==> flow/design.v <==
module PE(
    rst_n,
    in_valid,
    clk,
    up_in,
    left_in,
    right_out,
    down_out,
    result_out
);
input clk;
input rst_n;
input [7:0] up_in, left_in;
input in_valid;
output reg [7:0] right_out, down_out;
output reg [31:0] result_out;
always @(posedge clk or negedge rst_n) begin
    if(!rst_n) begin
        result_out <= 0;
        right_out <= 0;
        down_out <= 0;
    end
    else if(in_valid) begin
        result_out <= 0;
        right_out <= 0;
        down_out <= 0;
    end
    else begin
        result_out <= result_out + up_in * left_in;
        right_out <= left_in;
        down_out <= up_in;
    end
end
endmodule
module buffer (
    input clk,
    input rst_n,
    input in_valid,
    input [31:0] data_in,
    output reg [31:0] data_out
);
reg [7:0] r1_temp1;
reg [7:0] r2_temp1, r2_temp2;
reg [7:0] r3_temp1, r3_temp2, r3_temp3;
always @(posedge clk or negedge rst_n) begin
    if (!rst_n) begin
        data_out <= 32'b0;
        r1_temp1 <= 8'b0;
        r2_temp1 <= 8'b0;
        r2_temp2 <= 8'b0;
        r3_temp1 <= 8'b0;
        r3_temp2 <= 8'b0;
        r3_temp3 <= 8'b0;
    end 
    else if(in_valid) begin
        data_out <= 32'b0;
        r1_temp1 <= 8'b0;
        r2_temp1 <= 8'b0;
        r2_temp2 <= 8'b0;
        r3_temp1 <= 8'b0;
        r3_temp2 <= 8'b0;
        r3_temp3 <= 8'b0;
    end
    else begin
        r1_temp1 <= data_in[23:16];
        r2_temp1 <= r2_temp2;
        r2_temp2 <= data_in[15:8];
        r3_temp1 <= r3_temp2;
        r3_temp2 <= r3_temp3;
        r3_temp3 <= data_in[7:0];
        data_out <= {data_in[31:24], r1_temp1, r2_temp1, r3_temp1};
    end
end 
endmodule
module systolic_array(
    rst_n,
    in_valid,
    clk,
    in_a,
    in_b,
    out_c_r1,
    out_c_r2,
    out_c_r3,
    out_c_r4
);
input rst_n;
input in_valid;
input clk;
input [31:0] in_a;
input [31:0] in_b;
output [127:0] out_c_r1; 
output [127:0] out_c_r2;
output [127:0] out_c_r3;
output [127:0] out_c_r4;
wire [7:0] vertical_wire[4:0][3:0]; 
wire [7:0] horizontal_wire[3:0][4:0];  
wire [31:0] c_wire[3:0][3:0]; 
assign vertical_wire[0][0] = in_b[31:24];  
assign vertical_wire[0][1] = in_b[23:16];  
assign vertical_wire[0][2] = in_b[15:8];  
assign vertical_wire[0][3] = in_b[7:0];   
assign horizontal_wire[0][0] = in_a[31:24];  
assign horizontal_wire[1][0] = in_a[23:16];  
assign horizontal_wire[2][0] = in_a[15:8];   
assign horizontal_wire[3][0] = in_a[7:0];    
genvar i,j;
generate
    for(i=0;i<4;i=i+1) begin:ROW
        for(j=0;j<4;j=j+1) begin:COL
            PE pe(
                .rst_n(rst_n),
                .in_valid(in_valid),
                .clk(clk),
                .up_in(vertical_wire[i][j]),
                .left_in(horizontal_wire[i][j]),
                .right_out(horizontal_wire[i][j+1]),
                .down_out(vertical_wire[i+1][j]),
                .result_out(c_wire[i][j])
            );
        end
    end
endgenerate
assign out_c_r1 = {c_wire[0][0], c_wire[0][1], c_wire[0][2], c_wire[0][3]};
assign out_c_r2 = {c_wire[1][0], c_wire[1][1], c_wire[1][2], c_wire[1][3]};
assign out_c_r3 = {c_wire[2][0], c_wire[2][1], c_wire[2][2], c_wire[2][3]};
assign out_c_r4 = {c_wire[3][0], c_wire[3][1], c_wire[3][2], c_wire[3][3]};
endmodule
module TPU(
    clk,
    rst_n,
    in_valid,
    K,
    M,
    N,
    busy,
    A_wr_en,
    A_index,
    A_data_in,
    A_data_out,
    B_wr_en,
    B_index,
    B_data_in,
    B_data_out,
    C_wr_en,
    C_index,
    C_data_in,
    C_data_out
);
input clk;
input rst_n;
input            in_valid;
input [7:0]      K;
input [7:0]      M;
input [7:0]      N;
output reg       busy;
output reg          A_wr_en;
output reg [15:0]   A_index;
output     [31:0]   A_data_in;
input  [31:0]       A_data_out;
output reg          B_wr_en;
output reg [15:0]   B_index;
output     [31:0]   B_data_in;
input  [31:0]       B_data_out;
output reg          C_wr_en;
output reg [15:0]   C_index;
output reg [127:0]  C_data_in;
input  [127:0]      C_data_out;
assign A_data_in = 32'd0;
assign B_data_in = 32'd0;
reg [31:0] A_buffer_in, B_buffer_in;
reg [31:0] A_buffer_out, B_buffer_out;
wire [127:0] c_out[3:0];
buffer weight_buffer_A (
    .clk(clk),
    .rst_n(rst_n),
    .in_valid(in_valid),
    .data_in(A_buffer_in),
    .data_out(A_buffer_out)
);
buffer input_buffer_B (
    .clk(clk),
    .rst_n(rst_n),
    .in_valid(in_valid),
    .data_in(B_buffer_in),
    .data_out(B_buffer_out)
);
reg sa_valid;
systolic_array SA (
    .rst_n(rst_n),
    .in_valid(sa_valid),
    .clk(clk),
    .in_a(A_buffer_out),
    .in_b(B_buffer_out),
    .out_c_r1(c_out[0]),
    .out_c_r2(c_out[1]),
    .out_c_r3(c_out[2]),
    .out_c_r4(c_out[3])
);
reg [7:0] M_reg, N_reg, K_reg;
reg [7:0] tile_m, tile_n, tile_k;
reg [7:0] max_tile_m, max_tile_n, max_tile_k;
wire [127:0] c_row0 = c_out[0];
wire [127:0] c_row1 = c_out[1];
wire [127:0] c_row2 = c_out[2];
wire [127:0] c_row3 = c_out[3];
integer i, j;
localparam IDLE = 3'd0;
localparam LOAD = 3'd1;
localparam CALC = 3'd2;
localparam WRITEBACK = 3'd3;
localparam DONE = 3'd4;
reg [3:0] state, next_state;
reg [7:0] load_cnt, calc_cnt, wb_cnt;
reg [15:0] A_addr, B_addr, C_addr;
always @(*) begin
    if(tile_k == max_tile_k - 1) begin
        if(tile_k * 4 + load_cnt > K_reg) begin
            A_addr = (((tile_m * K_reg) + K_reg)) ;
            B_addr = (((tile_n * K_reg) + K_reg));
        end
        else begin
            A_addr = (((tile_m * K_reg) + (tile_k * 4))) + load_cnt;
            B_addr = (((tile_n * K_reg) + (tile_k * 4))) + load_cnt;
        end
    end
    else begin
        A_addr = (((tile_m * K_reg) + (tile_k * 4))) + load_cnt;
        B_addr = (((tile_n * K_reg) + (tile_k * 4))) + load_cnt;
    end
    C_addr = ((tile_n * M_reg) + (tile_m * 4)) + wb_cnt;
end
reg [15:0] next_tile_m, next_tile_n;
always @(*) begin
    if(tile_n < max_tile_n - 1) begin
        next_tile_n = tile_n + 1;
        next_tile_m = tile_m;
    end
    else begin
        next_tile_n = 0;
        if(tile_m < max_tile_m - 1) begin
            next_tile_m = tile_m + 1;
        end
        else begin
            next_tile_m = 0;
        end
    end
end
always @(posedge clk or negedge rst_n) begin
    if(!rst_n) begin
        M_reg <= 0;
        N_reg <= 0;
        K_reg <= 0;
        max_tile_m <= 0;
        max_tile_n <= 0; 
        max_tile_k <= 0;
        tile_k <= 0;
    end
    else if(in_valid) begin
        M_reg <= M;
        N_reg <= N;
        K_reg <= K;
        max_tile_m <= (M + 3) >> 2;  
        max_tile_n <= (N + 3) >> 2; 
        max_tile_k <= (K + 3) >> 2; 
        tile_k <= 0;
    end
end
always @(*) begin
    case(state)
        IDLE: begin
            if(in_valid)
                next_state = LOAD;
            else
                next_state = IDLE;
        end
        LOAD: begin
            if(load_cnt > K_reg || tile_k * 4 + load_cnt > K_reg) 
                next_state = CALC;
            else
                next_state = LOAD;
        end
        CALC: begin
            if(calc_cnt == 7)
                next_state = WRITEBACK;    
            else
                next_state = CALC;
        end
        WRITEBACK: begin
            if(wb_cnt > 3 || tile_m * 4 + wb_cnt >= M_reg) begin
                if(tile_n < max_tile_n - 1 || tile_m < max_tile_m - 1)
                    next_state = LOAD;
                else
                    next_state = DONE;
            end
            else
                next_state = WRITEBACK;
        end
        DONE: begin
            next_state = IDLE;
        end
        default: next_state = IDLE;
    endcase
end
always @(posedge clk or negedge rst_n) begin
    if(!rst_n) begin
        busy <= 0;
        A_wr_en <= 0;
        B_wr_en <= 0;
        C_wr_en <= 0;
        A_index <= 0;
        B_index <= 0;
        C_index <= 0;
        load_cnt <= 0;
        calc_cnt <= 0;
        wb_cnt <= 0;
        sa_valid <= 0;
        tile_m <= 0;
        tile_n <= 0;
        state <= IDLE;
    end
    else begin
        state <= next_state;
        case(state)
            IDLE: begin
                if(in_valid) begin
                    busy <= 1;
                    load_cnt <= 0;
                    calc_cnt <= 0;
                    wb_cnt <= 0;
                    sa_valid <= 1;
                end
                else begin
                    busy <= 0;
                end
                A_buffer_in <= 0;
                B_buffer_in <= 0;
                C_wr_en <= 0;
            end
            LOAD: begin
                A_index <= A_addr;
                B_index <= B_addr;
                sa_valid <= 0;
                if(tile_k * 4 + load_cnt > K_reg) begin
                    A_buffer_in <= 0; 
                    B_buffer_in <= 0;
                end
                else if(load_cnt == 0) begin
                    A_buffer_in <= 0; 
                    B_buffer_in <= 0;
                end
                else begin
                    A_buffer_in <= A_data_out;
                    B_buffer_in <= B_data_out;
                end
                if(load_cnt > K_reg) begin
                    load_cnt <= 0;
                end
                else begin
                    load_cnt <= load_cnt + 1;
                end
            end
            CALC: begin
                A_buffer_in <= 0;
                B_buffer_in <= 0;
                if(calc_cnt == 7) begin
                    calc_cnt <= 0;
                end
                else begin
                    calc_cnt <= calc_cnt + 1;
                end
            end
            WRITEBACK: begin
                if(wb_cnt <= 3 && tile_m * 4 + wb_cnt < M_reg) begin
                    C_wr_en <= 1;
                    C_index <= C_addr;
                    C_data_in <= c_out[wb_cnt];
                    wb_cnt <= wb_cnt + 1;
                end
                else begin
                    C_wr_en <= 0;
                    sa_valid <= 1;
                    tile_m <= next_tile_m;
                    tile_n <= next_tile_n;
                    wb_cnt <= 0;
                end
            end
            DONE: begin
                busy <= 0;
                C_wr_en <= 0;
            end
        endcase
        if(in_valid) begin
            tile_m <= 0;
            tile_n <= 0;
        end
    end
end
endmodule
* Step by step through the tools: TPU *
What the tools print for TPU, step after step.
Lines are those of the file above, counted from 1.
Cell names lack the library's common part.
Not given: n/a

inputs
  design top = TPU
  clock input = clk
  library = sky130hd
  timing corner = tt_025C_1v80

* After elaboration *
Source: Yosys, flattened and elaborated. Widths are those after wreduce. Registers that Yosys merges into a memory's read port (data or address) are not register bits. Print and check cells do not count.

word-level totals
  flip-flop bits (word level) = 1,190
  output and inout bits = 244
  elaborated cells = 270

operators by class
  add/sub/neg operators = 34
  multiply operators = 21
  magnitude comparators = 8
  eq/ne operators = 12
  mux-type cells = 94
  reductions and logical operators = 27

operators by type and width
  operator                                              count
  multiplier 8 x 8 -> 16 bit                            21
  two-way mux 32 bit                                    22
  adder 32 x 16 -> 32 bit                               16
  case mux 128 bit (select 4 bit)                       1
  two-way mux 8 bit                                     49
  case mux 32 bit (select 2 bit)                        2
  adder 16 x 8 -> 16 bit                                5
  less-than comparator 8 x 32 -> 1 bit                  2
  two-way mux 16 bit                                    4
  case mux 8 bit (select 2 bit)                         3
  adder 8 x 1 -> 8 bit (second input constant)          5
  >= comparator 32 x 8 -> 1 bit                         1
  zero test 32 bit                                      1
  subtractor 8 x 1 -> 9 bit (second input constant)     3
  adder 8 x 2 -> 9 bit (second input constant)          3
  adder 16 x 10 -> 16 bit                               1
  > comparator 8 bit                                    2
  nonzero test 2 bit                                    7
  AND reduction 2 bit                                   6
  case mux 3 bit (select 4 bit)                         1
  adder 10 x 8 -> 11 bit                                1
  less-than comparator 11 x 8 -> 1 bit                  1
  AND reduction 3 bit                                   3
  != test 2 bit (second input constant)                 4
  > comparator 8 x 2 -> 1 bit (second input constant)   1
  <= comparator 8 x 2 -> 1 bit (second input constant)  1
  == test 8 x 3 -> 1 bit (second input constant)        1
  zero test 8 bit                                       1

Not listed: further kinds 16, cells in them 28.

* Longest topological paths *
Longest topological path by Yosys (ltp), each cell counted once; first at word level (registers and memories cut), then after technology mapping (sequential cells cut; the memories' decode and read muxes count).

logic depth
  depth in word-level cells = 7
  ABC_AREA = 0
  mapped depth = 22
  gate-level depth less buffers = 20

* Synthesis result *
The flow's flattened synthesis, as Yosys stat reports it; memories are mapped. The netlist is that of the ABC_AREA named above (0 if unset); the other value can give another one.

synthesis totals
  cell count = 10,235
  synthesis area = 0.0990037 sq mm
  flip-flops = 1,189

cell types
  type      count
  dfrtp_1   996
  fa_1      986
  ha_1      851
  inv_1     2,026
  edfxtp_1  192
  and2_1    720
  nand2_1   813
  nor2b_1   483
  nor2_1    558
  xnor2_1   211
  a21oi_1   297
  xor2_1    162
  mux2i_1   140
  a222oi_1  128
  o21ai_0   255
  clkbuf_1  277
  a21o_1    103
  nand3_1   136

Not listed: further types 63, cells in them 901.
The figures by module come from a second, unflattened synthesis with its own total; it is not the netlist above.

unflattened totals
  cells (unflattened synthesis) = 10,756
  area (unflattened synthesis) = 0.1047367 sq mm

Each row is one instance without its submodules.

modules
  module          instances  cells  area (sq mm)
  PE              16         489    0.0045944
  TPU             1          2,596  0.0261413
  buffer          2          168    0.0025424
  systolic_array  1          0      0

* Path before layout *
OpenSTA on the mapped netlist: ideal clock, no wires. The path of least setup slack (recovery checks aside). Input and output delay are each 20% of the period. Register names are those of the netlist, which keeps one name where synthesis merged equal registers.

path post-synthesis
  kind = reg-to-reg
  start = register tile_m[0]
  end = register C_data_in[0]
  period = 6.5 ns
  time at the first pin = 0.000 ns
  arrival time = 8.145 ns
  required time = 5.883 ns
  slack = -2.262 ns
  delay of the path = 8.762 ns
  stages on the path = 12
  buffers on the path = 1
  synthesis period reached = 8.762 ns

"delay of the path" = arrival - input delay + setup time.
"stages on the path": output pins that drive a net of the path, with the launching flip-flop's if there is one; two outputs of one cell count as two.
"synthesis period reached" is the clock period less the worst setup slack; recovery checks do not enter. This is arithmetic on one report: input and output delays are still those of the set period (20% each).
The rows between start and end are the longest chain of elaborated cells between them; the timing report does not say that the signal goes this way. Where chains are equally long, one stands for them.
Each line given opens the expression or statement behind the cell; cells for indexed reads and writes are added by Yosys, which also makes memories of some case tables.
A register here has more assigning lines than the two given.

between the ends, post-synthesis
  cell sequence = dfrtp_1 -> ha_1 -> fa_1 -> xor2_1 -> ha_1 -> a21o_1 -> a211o_1 -> o221ai_1 -> and2_1 -> nand3_1 -> clkbuf_1 -> nor2_1
  cells in the longest elaborated chain = 4
  elaborated cells on any way between the ends = 4
  classes of those cells = add/sub: 1; compare: 1; reduce/logical: 2

RTL lines, path post-synthesis
  what                                  line  source
  from (decl)                           200   reg [7:0] tile_m, tile_n, tile_k;
  from (assign)                         317   tile_m <= 0;
  from (assign)                         382   tile_m <= next_tile_m;
  adder 10 x 8 -> 11 bit                373   if(wb_cnt <= 3 && tile_m * 4 + wb_cnt < M_reg) begin
  less-than comparator 11 x 8 -> 1 bit  373
  logical AND 1 bit                     373
  AND reduction 3 bit                   n/a
  to (assign)                           376   C_data_in <= c_out[wb_cnt];
  to (decl)                             166   output reg [127:0]  C_data_in;

* Worst path after layout *
From the final timing report of record 1: the path of least setup slack in the routed layout; clock arrival at registers is part of the times.

path post-layout
  kind = reg-to-reg
  start = register tile_n[1]
  end = register B_index[13]
  period = 6.5 ns
  time at the first pin = 0.80 ns
  arrival time = 6.40 ns
  required time = 7.19 ns
  slack = 0.78 ns
  stages on the path = 18
  buffers on the path = 0

The rows between start and end are the longest chain of elaborated cells between them; the timing report does not say that the signal goes this way. Where chains are equally long, one stands for them.
A register here has more assigning lines than the two given.

between the ends, post-layout
  cell sequence = dfrtp_1 -> and2_1 -> fa_1 -> inv_1 -> fa_1 -> inv_1 -> fa_1 -> inv_1 -> fa_1 -> inv_1 -> ha_1 -> nor2b_1 -> a41o_1 -> o41ai_1 -> mux2i_1 -> a311oi_2 -> xnor2_1 -> mux2_2
  cells in the longest elaborated chain = 4
  elaborated cells on any way between the ends = 6
  classes of those cells = add/sub: 2; mul: 2; mux: 2

RTL lines, path post-layout
  what                        line  source
  from (decl)                 200   reg [7:0] tile_m, tile_n, tile_k;
  from (assign)               318   tile_n <= 0;
  from (assign)               383   tile_n <= next_tile_n;
  multiplier 8 x 8 -> 16 bit  223   B_addr = (((tile_n * K_reg) + (tile_k * 4))) + load_cnt;
  adder 16 x 8 -> 16 bit      223
  two-way mux 16 bit          217   if(tile_k * 4 + load_cnt > K_reg) begin
  two-way mux 16 bit          216   if(tile_k == max_tile_k - 1) begin
  to (assign)                 311   B_index <= 0;
  to (assign)                 341   B_index <= B_addr;
  to (decl)                   161   output reg [15:0]   B_index;

Wiki page: TPU / flow data

Record of 5 stored runs of the RTL-to-layout flow on TPU, platform sky130hd. The runs are unordered. Constraints: input delay and output delay 20% of the set period each, output load 0.01 pF.
A setting shown as . is not set for that run.

item                                     record 1   record 2   record 3   record 4   record 5
CORE_UTILIZATION                         40         32         40         47         20
PLACE_DENSITY                            0.6        0.56       0.6        .          .
period_ns                                6.5        5.4        9.01       3.42       5.36
CAP_MARGIN                               20         0          20         40         25
CORE_MARGIN                              2          6          2          8          2
SLEW_MARGIN                              20         20         20         0          5
ABC_AREA                                 .          1          .          .          0
CELL_PAD_IN_SITES_GLOBAL_PLACEMENT       .          1          .          .          2
CTS_CLUSTER_DIAMETER                     .          74         .          .          .
MAX_ROUTING_LAYER                        .          met5       .          .          met5
TNS_END_PERCENT                          .          5          .          .          30
CORE_ASPECT_RATIO                        .          .          .          0.84       0.76
GPL_ROUTABILITY_DRIVEN                   .          .          .          0          1
PLACE_DENSITY_LB_ADDON                   .          .          .          0.1        0.14
GPL_TIMING_DRIVEN                        .          .          .          .          0
MIN_ROUTING_LAYER                        .          .          .          .          met2
SETUP_SLACK_MARGIN                       .          .          .          .          1.29
utilization (%)                          44.8       36.3       44.7       61.3       25.9
worst setup slack after layout (ns)      0.784      0.407      3.044      -1.689     0.016
die area (sq mm)                         0.251507   0.344487   0.251507   0.225645   0.500717
area of the synthesized netlist (sq mm)  0.0990037  0.1057752  0.0990037  0.0990037  0.0990037
